==> flow/design.v <==
`timescale 1ns / 1ps
module compression(
    input [31:0] Ki, Wi,
    input [31:0] ain, bin, cin, din, ein, fin, gin, hin,
    output [31:0] aout, bout, cout, dout, eout, fout, gout, hout
    );
    wire [31:0] S0, S1, T1, T2, Ch_efg, Maj_abc;
    assign S0 = ({ain[1:0],ain[31:2]}) ^ ({ain[12:0],ain[31:13]}) ^ ({ain[21:0],ain[31:22]});
    assign S1 = ({ein[5:0],ein[31:6]}) ^ ({ein[10:0],ein[31:11]}) ^ ({ein[24:0],ein[31:25]});
    assign Maj_abc = (ain & bin) ^ (ain & cin) ^ (bin & cin);
    assign Ch_efg = (ein & fin) ^ (~ein & gin);
    assign T1 = hin + S1 + Ch_efg + Ki + Wi;
    assign T2 = S0 + Maj_abc;
    assign aout = T1 + T2;
    assign bout = ain;
    assign cout = bin;
    assign dout = cin;
    assign eout = din + T1;
    assign fout = ein;
    assign gout = fin;
    assign hout = gin;
endmodule
`timescale 1ns / 1ps
module sigma0(
    input [31:0] X,
    output [31:0] Y
    );
    assign Y = {X[6:0], X[31:7]} ^ {X[17:0], X[31:18]} ^ {3'b000, X[31:3]};
endmodule
module sigma1(
    input [31:0] X,
    output [31:0] Y
    );
    assign Y = {X[16:0], X[31:17]} ^ {X[18:0], X[31:19]} ^ {10'b0000000000, X[31:10]};
endmodule
module expander(
    input [31:0] Wm16, Wm15, Wm7, Wm2,
    output [31:0] Wnext
    );
    wire [31:0] sigmaL0Out, sigmaL1Out;
    sigma0 s0(.X(Wm15), .Y(sigmaL0Out));
    sigma1 s1(.X(Wm2), .Y(sigmaL1Out));
    assign Wnext = sigmaL1Out + Wm7 + sigmaL0Out + Wm16;
endmodule
`timescale 1ns / 1ps
module sha256_core(
    input clk, rst_n,
    input start,                
    input init,                 
    input [511:0] block,        
    output reg ready,
    output reg done,
    output [255:0] hash
    );
    localparam
        H01 = 32'h6A09E667,
        H02 = 32'hBB67AE85,
        H03 = 32'h3C6EF372,
        H04 = 32'hA54FF53A,
        H05 = 32'h510E527F,
        H06 = 32'h9B05688C,
        H07 = 32'h1F83D9AB,
        H08 = 32'h5BE0CD19;
    reg [31:0] H0, H1, H2, H3, H4, H5, H6, H7;
    reg [31:0] a, b, c, d, e, f, g, h;
    reg [31:0] W [0:15];
    reg [6:0] counter;
    reg busy;
    reg [31:0] Ki;
    always @(*)
        begin
            case(counter[5:0])
            6'd0:  Ki = 32'h428a2f98; 6'd1:  Ki = 32'h71374491; 6'd2:  Ki = 32'hb5c0fbcf; 6'd3:  Ki = 32'he9b5dba5;
            6'd4:  Ki = 32'h3956c25b; 6'd5:  Ki = 32'h59f111f1; 6'd6:  Ki = 32'h923f82a4; 6'd7:  Ki = 32'hab1c5ed5;
            6'd8:  Ki = 32'hd807aa98; 6'd9:  Ki = 32'h12835b01; 6'd10: Ki = 32'h243185be; 6'd11: Ki = 32'h550c7dc3;
            6'd12: Ki = 32'h72be5d74; 6'd13: Ki = 32'h80deb1fe; 6'd14: Ki = 32'h9bdc06a7; 6'd15: Ki = 32'hc19bf174;
            6'd16: Ki = 32'he49b69c1; 6'd17: Ki = 32'hefbe4786; 6'd18: Ki = 32'h0fc19dc6; 6'd19: Ki = 32'h240ca1cc;
            6'd20: Ki = 32'h2de92c6f; 6'd21: Ki = 32'h4a7484aa; 6'd22: Ki = 32'h5cb0a9dc; 6'd23: Ki = 32'h76f988da;
            6'd24: Ki = 32'h983e5152; 6'd25: Ki = 32'ha831c66d; 6'd26: Ki = 32'hb00327c8; 6'd27: Ki = 32'hbf597fc7;
            6'd28: Ki = 32'hc6e00bf3; 6'd29: Ki = 32'hd5a79147; 6'd30: Ki = 32'h06ca6351; 6'd31: Ki = 32'h14292967;
            6'd32: Ki = 32'h27b70a85; 6'd33: Ki = 32'h2e1b2138; 6'd34: Ki = 32'h4d2c6dfc; 6'd35: Ki = 32'h53380d13;
            6'd36: Ki = 32'h650a7354; 6'd37: Ki = 32'h766a0abb; 6'd38: Ki = 32'h81c2c92e; 6'd39: Ki = 32'h92722c85;
            6'd40: Ki = 32'ha2bfe8a1; 6'd41: Ki = 32'ha81a664b; 6'd42: Ki = 32'hc24b8b70; 6'd43: Ki = 32'hc76c51a3;
            6'd44: Ki = 32'hd192e819; 6'd45: Ki = 32'hd6990624; 6'd46: Ki = 32'hf40e3585; 6'd47: Ki = 32'h106aa070;
            6'd48: Ki = 32'h19a4c116; 6'd49: Ki = 32'h1e376c08; 6'd50: Ki = 32'h2748774c; 6'd51: Ki = 32'h34b0bcb5;
            6'd52: Ki = 32'h391c0cb3; 6'd53: Ki = 32'h4ed8aa4a; 6'd54: Ki = 32'h5b9cca4f; 6'd55: Ki = 32'h682e6ff3;
            6'd56: Ki = 32'h748f82ee; 6'd57: Ki = 32'h78a5636f; 6'd58: Ki = 32'h84c87814; 6'd59: Ki = 32'h8cc70208;
            6'd60: Ki = 32'h90befffa; 6'd61: Ki = 32'ha4506ceb; 6'd62: Ki = 32'hbef9a3f7; default: Ki = 32'hc67178f2;
            endcase
        end
    wire [31:0] an, bn, cn, dn, en, fn, gn, hn;
    wire [31:0] Wnext;
    compression u_compression(
        .Ki(Ki), .Wi(W[0]),
        .ain(a), .bin(b), .cin(c), .din(d), .ein(e), .fin(f), .gin(g), .hin(h),
        .aout(an), .bout(bn), .cout(cn), .dout(dn), .eout(en), .fout(fn), .gout(gn), .hout(hn)
        );
    expander u_expander(
        .Wm16(W[0]), .Wm15(W[1]), .Wm7(W[9]), .Wm2(W[14]),
        .Wnext(Wnext)
        );
    assign hash = {H0, H1, H2, H3, H4, H5, H6, H7};
    integer i;
    always @(posedge clk)
        begin
            if (~rst_n)
                begin
                    H0 <= H01; H1 <= H02; H2 <= H03; H3 <= H04;
                    H4 <= H05; H5 <= H06; H6 <= H07; H7 <= H08;
                    counter <= 0;
                    busy <= 0;
                    ready <= 1;
                    done <= 0;
                end
            else
                begin
                    done <= 0;
                    if (ready && start)
                        begin
                            if (init)
                                begin
                                    H0 <= H01; H1 <= H02; H2 <= H03; H3 <= H04;
                                    H4 <= H05; H5 <= H06; H6 <= H07; H7 <= H08;
                                    a <= H01; b <= H02; c <= H03; d <= H04;
                                    e <= H05; f <= H06; g <= H07; h <= H08;
                                end
                            else
                                begin
                                    a <= H0; b <= H1; c <= H2; d <= H3;
                                    e <= H4; f <= H5; g <= H6; h <= H7;
                                end
                            for (i = 0; i < 16; i = i + 1)
                                W[i] <= block[511-32*i -: 32];
                            counter <= 0;
                            busy <= 1;
                            ready <= 0;
                        end
                    else if (busy)
                        begin
                            if (counter == 64)
                                begin
                                    H0 <= H0 + a; H1 <= H1 + b; H2 <= H2 + c; H3 <= H3 + d;
                                    H4 <= H4 + e; H5 <= H5 + f; H6 <= H6 + g; H7 <= H7 + h;
                                    busy <= 0;
                                    ready <= 1;
                                    done <= 1;
                                end
                            else
                                begin
                                    a <= an; b <= bn; c <= cn; d <= dn;
                                    e <= en; f <= fn; g <= gn; h <= hn;
                                    for (i = 0; i < 15; i = i + 1)
                                        W[i] <= W[i+1];
                                    W[15] <= Wnext;
                                    counter <= counter + 1;
                                end
                        end
                end
        end
endmodule
* Tool chain data of sha256_core *
The steps from the RTL of sha256_core to its reports follow in flow order.
Line numbers count from 1 in the design file above.
Cell names lack the library's common part.
A cell with -- has no value.

design
  design top = sha256_core
  clock input = clk
  cell library = sky130hd
  library corner = tt_025C_1v80

* Word level *
Yosys after proc, flatten, opt, wreduce and memory -nomap, before mapping. Print and check cells are not counted. Equal cells are merged and count once.
Memory sizes are those after Yosys's memory passes, which may raise the word count (mostly to a power of two), join words into wider ones and drop unused or constant bits.

cells by class
  add/sub/neg operators = 19
  equality and inequality tests = 2
  muxes and demuxes = 113
  bitwise operators = 20
  reduce/logical cells = 8

operators by type and width
  kind                                          count
  2-to-1 mux 32 bit                             104
  adder 32 bit                                  18
  bitwise XOR 32 bit                            9
  bitwise AND 32 bit                            5
  bitwise XOR 32 x 22 -> 32 bit                 1
  bitwise XOR 32 x 29 -> 32 bit                 1
  inverter 32 bit                               1
  2-to-1 mux 6 bit                              2
  adder 7 x 1 -> 7 bit (second input constant)  1
  == test 7 bit (second input constant)         1
  2-to-1 mux 1 bit                              7
  AND reduction 2 bit                           2
  nonzero test 2 bit                            2
  inverter 1 bit                                3
  AND reduction 3 bit                           1
  OR reduction 3 bit                            1
  != test 2 bit (second input constant)         1
  OR reduction 2 bit                            1
  logical AND 1 bit                             1

word-level totals
  register bits after elaboration = 1034
  bits in read-only memories = 2048
  clocked read ports x word width = 32
  memories = 1
  input bits = 516
  output and inout bits = 258
  word-level cells = 199

memories
  name             depth  width  rd ports  write ports  line  source
  (no name shown)  64     32     1         0            72    case(counter[5:0])

* Longest topological paths *
Depth = most cells in a row (Yosys ltp): at word level without a register or memory, in the mapped netlist without a sequential cell, where the memories' decode and read muxes count.

depth
  word-level depth = 10
  ABC_AREA = 0
  depth in mapped cells = 32
  depth with buffers taken out = 31

* Netlist *
The flow's flattened synthesis, as Yosys stat reports it; memories are mapped. The netlist is that of the ABC_AREA named above (0 if unset); the other value can give another one.

mapped netlist
  cells in the netlist = 8226
  mapped area = 71496.1 um^2
  area of sequential cells = 29027.8 um^2
  flip-flop cells = 1066
  buffer cells = 441

cell types
  cell      count  area in all (um^2)
  edfxtp_1  768    2.31E+04
  nand2_1   2107   7.91E+03
  dfxtp_1   298    5.97E+03
  ha_1      390    4879.68
  fa_1      195    3.9E+03
  xnor2_1   362    3.17E+03
  o21ai_0   589    2.95E+03
  a21oi_1   496    2.48E+03
  inv_1     524    1.97E+03
  xor2_1    198    1.73E+03
  clkbuf_1  415    1.56E+03
  a21o_1    194    1.46E+03
  nor2_1    374    1.4E+03
  nand3b_1  120    900.864
  nor3_1    175    875.84
  nand3_1   152    760.73
  o21a_1    69     517.997
  a211oi_1  56     420.403

Not listed: further types 72, cells in them 744.
By module: a second synthesis without flattening, with its own total; a netlist apart from the flattened one above.

second synthesis, totals
  cells (unflattened synthesis) = 8433
  area total of the unflattened synthesis = 74022.2 um^2

Each row is one instance without its submodules.

by module
  module       times used  cells  area (um^2)  seq. area (um^2)
  sha256_core  1           6648   58478.6      29027.8
  compression  1           1258   10633.9      0.0
  expander     1           463    3568.4       0.0
  sigma0       1           32     730.7        0.0
  sigma1       1           32     610.6        0.0

* Path before layout *
Path of least setup slack by OpenSTA after synthesis, without wires, with an ideal clock, recovery checks aside; 20% of the period is set as input and as output delay. Where synthesis merged equal registers, the netlist keeps one of their names.

timing path post-synthesis
  kind = input port to flip-flop
  start = input rst_n
  end = register W[0][0]
  clock period = 8.0 ns
  input delay = 1.600 ns
  library setup time = 2.162 ns
  launch time at the first pin = 1.600 ns
  data arrival time = 38.719 ns
  required time = 5.838 ns
  slack = -32.880 ns
  path delay = 39.281 ns
  stages on the path = 3
  buffers on the path = 1
  period reached after synthesis = 40.88 ns

"path delay" is the arrival time less input delay plus setup time.
"stages on the path" counts driving pins, that of a launching flip-flop among them; a cell with two outputs on the path counts twice.
"period reached after synthesis" is the clock period less the worst setup slack; recovery checks do not enter. This is arithmetic on one report: input and output delays are still those of the set period (20% each).
The rows between start and end are the longest chain of elaborated cells between them; the timing report does not say that the signal goes this way. Where chains are equally long, one stands for them.
Each line given opens the expression or statement behind the cell; cells for indexed reads and writes are added by Yosys, which also makes memories of some case tables.

between the ends, post-synthesis
  path through = clkinv_1 -> clkbuf_1 -> a21oi_1
  length of the longest elaborated chain = 1
  elaborated cells on any way between the ends = 1
  source lines of those cells = 0
  those cells by class = reduce/logical (1)

RTL lines, path post-synthesis
  element              line  source
  start, declared      47    input clk, rst_n,
  AND reduction 3 bit  --
  end, assigned        133   W[i] <= block[511-32*i -: 32];
  end, assigned        153   W[i] <= W[i+1];
  end, declared        66    reg [31:0] W [0:15];

* Path in the finished layout *
Path of least setup slack in the final report of job 1 (OpenROAD, finished layout, wires in). Where an end is a register, its clock arrival counts in the times.

timing path post-layout
  kind = flip-flop to flip-flop
  start = register g[1]
  end = register a[29]
  clock period = 8.0 ns
  library setup time = 0.28 ns
  launch time at the first pin = 0.79 ns
  data arrival time = 8.06 ns
  required time = 8.51 ns
  slack = 0.45 ns
  stages on the path = 29
  buffers on the path = 1

The rows between start and end are the longest chain of elaborated cells between them; the timing report does not say that the signal goes this way. Where chains are equally long, one stands for them.
A register here has more assigning lines than the two given.

between the ends, post-layout
  path through = edfxtp_1 -> mux2i_2 -> fa_1 -> fa_1 -> fa_1 -> inv_1 -> ha_1 -> inv_1 -> fa_1 -> nor2b_1 -> o31a_1 -> o21ai_0 -> nand2b_1 -> xor2_1 -> inv_1 -> fa_1 -> inv_1 -> ha_1 -> o21a_1 -> o21ai_0 -> a32o_1 -> o211ai_1 -> a31oi_1 -> o21ai_0 -> buf_4 -> o21a_1 -> a31oi_1 -> xor2_1 -> o21ai_0
  length of the longest elaborated chain = 9
  elaborated cells on any way between the ends = 9
  source lines of those cells = 6
  those cells by class = add/sub (4); mux (3); logic (2)

RTL lines, path post-layout
  element                    line  source
  start, declared            65    reg [31:0] a, b, c, d, e, f, g, h;
  start, assigned            125   e <= H05; f <= H06; g <= H07; h <= H08;
  start, assigned            151   e <= en; f <= fn; g <= gn; h <= hn;
  bitwise AND 32 bit         11    assign Ch_efg = (ein & fin) ^ (~ein & gin);
  bitwise XOR 32 bit         11
  adder 32 bit (3 in a row)  12    assign T1 = hin + S1 + Ch_efg + Ki + Wi;
  adder 32 bit               14    assign aout = T1 + T2;
  2-to-1 mux 32 bit          140   if (counter == 64)
  2-to-1 mux 32 bit          138   else if (busy)
  2-to-1 mux 32 bit          118   if (ready && start)
  end, assigned              124   a <= H01; b <= H02; c <= H03; d <= H04;
  end, assigned              150   a <= an; b <= bn; c <= cn; d <= dn;
  end, declared              65

# Flow runs of sha256_core

Top module sha256_core; platform sky130hd; tools Yosys and OpenROAD; 3 stored runs in no particular order. Input and output delays are each 20% of the period that was set; the output load is 0.01 pF.

settings of job 1
{
  "CORE_UTILIZATION": 40,
  "PLACE_DENSITY": 0.6,
  "period_ns": 8.0,
  "CAP_MARGIN": 20,
  "CORE_MARGIN": 2,
  "SLEW_MARGIN": 20
}
report of job 1
yosys chip area after synthesis (um^2): 71496.1
finish__design__die__area: 182137.0
finish__design__instance__utilization: 0.4835
finish__timing__setup__ws: 0.455
finish__timing__hold__ws: 0.504

settings of job 2
{
  "CELL_PAD_IN_SITES_GLOBAL_PLACEMENT": 3,
  "PLACE_DENSITY_LB_ADDON": 0.2,
  "period_ns": 8.0,
  "CAP_MARGIN": 20,
  "CORE_MARGIN": 2,
  "CORE_UTILIZATION": 40,
  "SLEW_MARGIN": 20
}
report of job 2
yosys chip area after synthesis (um^2): 71496.1
finish__design__die__area: 182137.0
finish__design__instance__utilization: 0.4834
finish__timing__setup__ws: 0.439
finish__timing__hold__ws: 0.509

settings of job 3
{
  "CELL_PAD_IN_SITES_DETAIL_PLACEMENT": 2,
  "CELL_PAD_IN_SITES_GLOBAL_PLACEMENT": 2,
  "CORE_ASPECT_RATIO": 0.84,
  "CORE_MARGIN": 5,
  "CORE_UTILIZATION": 40,
  "CTS_CLUSTER_DIAMETER": 192,
  "CTS_CLUSTER_SIZE": 61,
  "GPL_TIMING_DRIVEN": 1,
  "PLACE_DENSITY_LB_ADDON": 0.04,
  "SETUP_SLACK_MARGIN": 1.52,
  "SLEW_MARGIN": 25,
  "period_ns": 8.0,
  "CAP_MARGIN": 20
}
report of job 3
yosys chip area after synthesis (um^2): 71496.1
finish__design__die__area: 187326.0
finish__design__instance__utilization: 0.4774
finish__timing__setup__ws: 0.718
finish__timing__hold__ws: 0.531
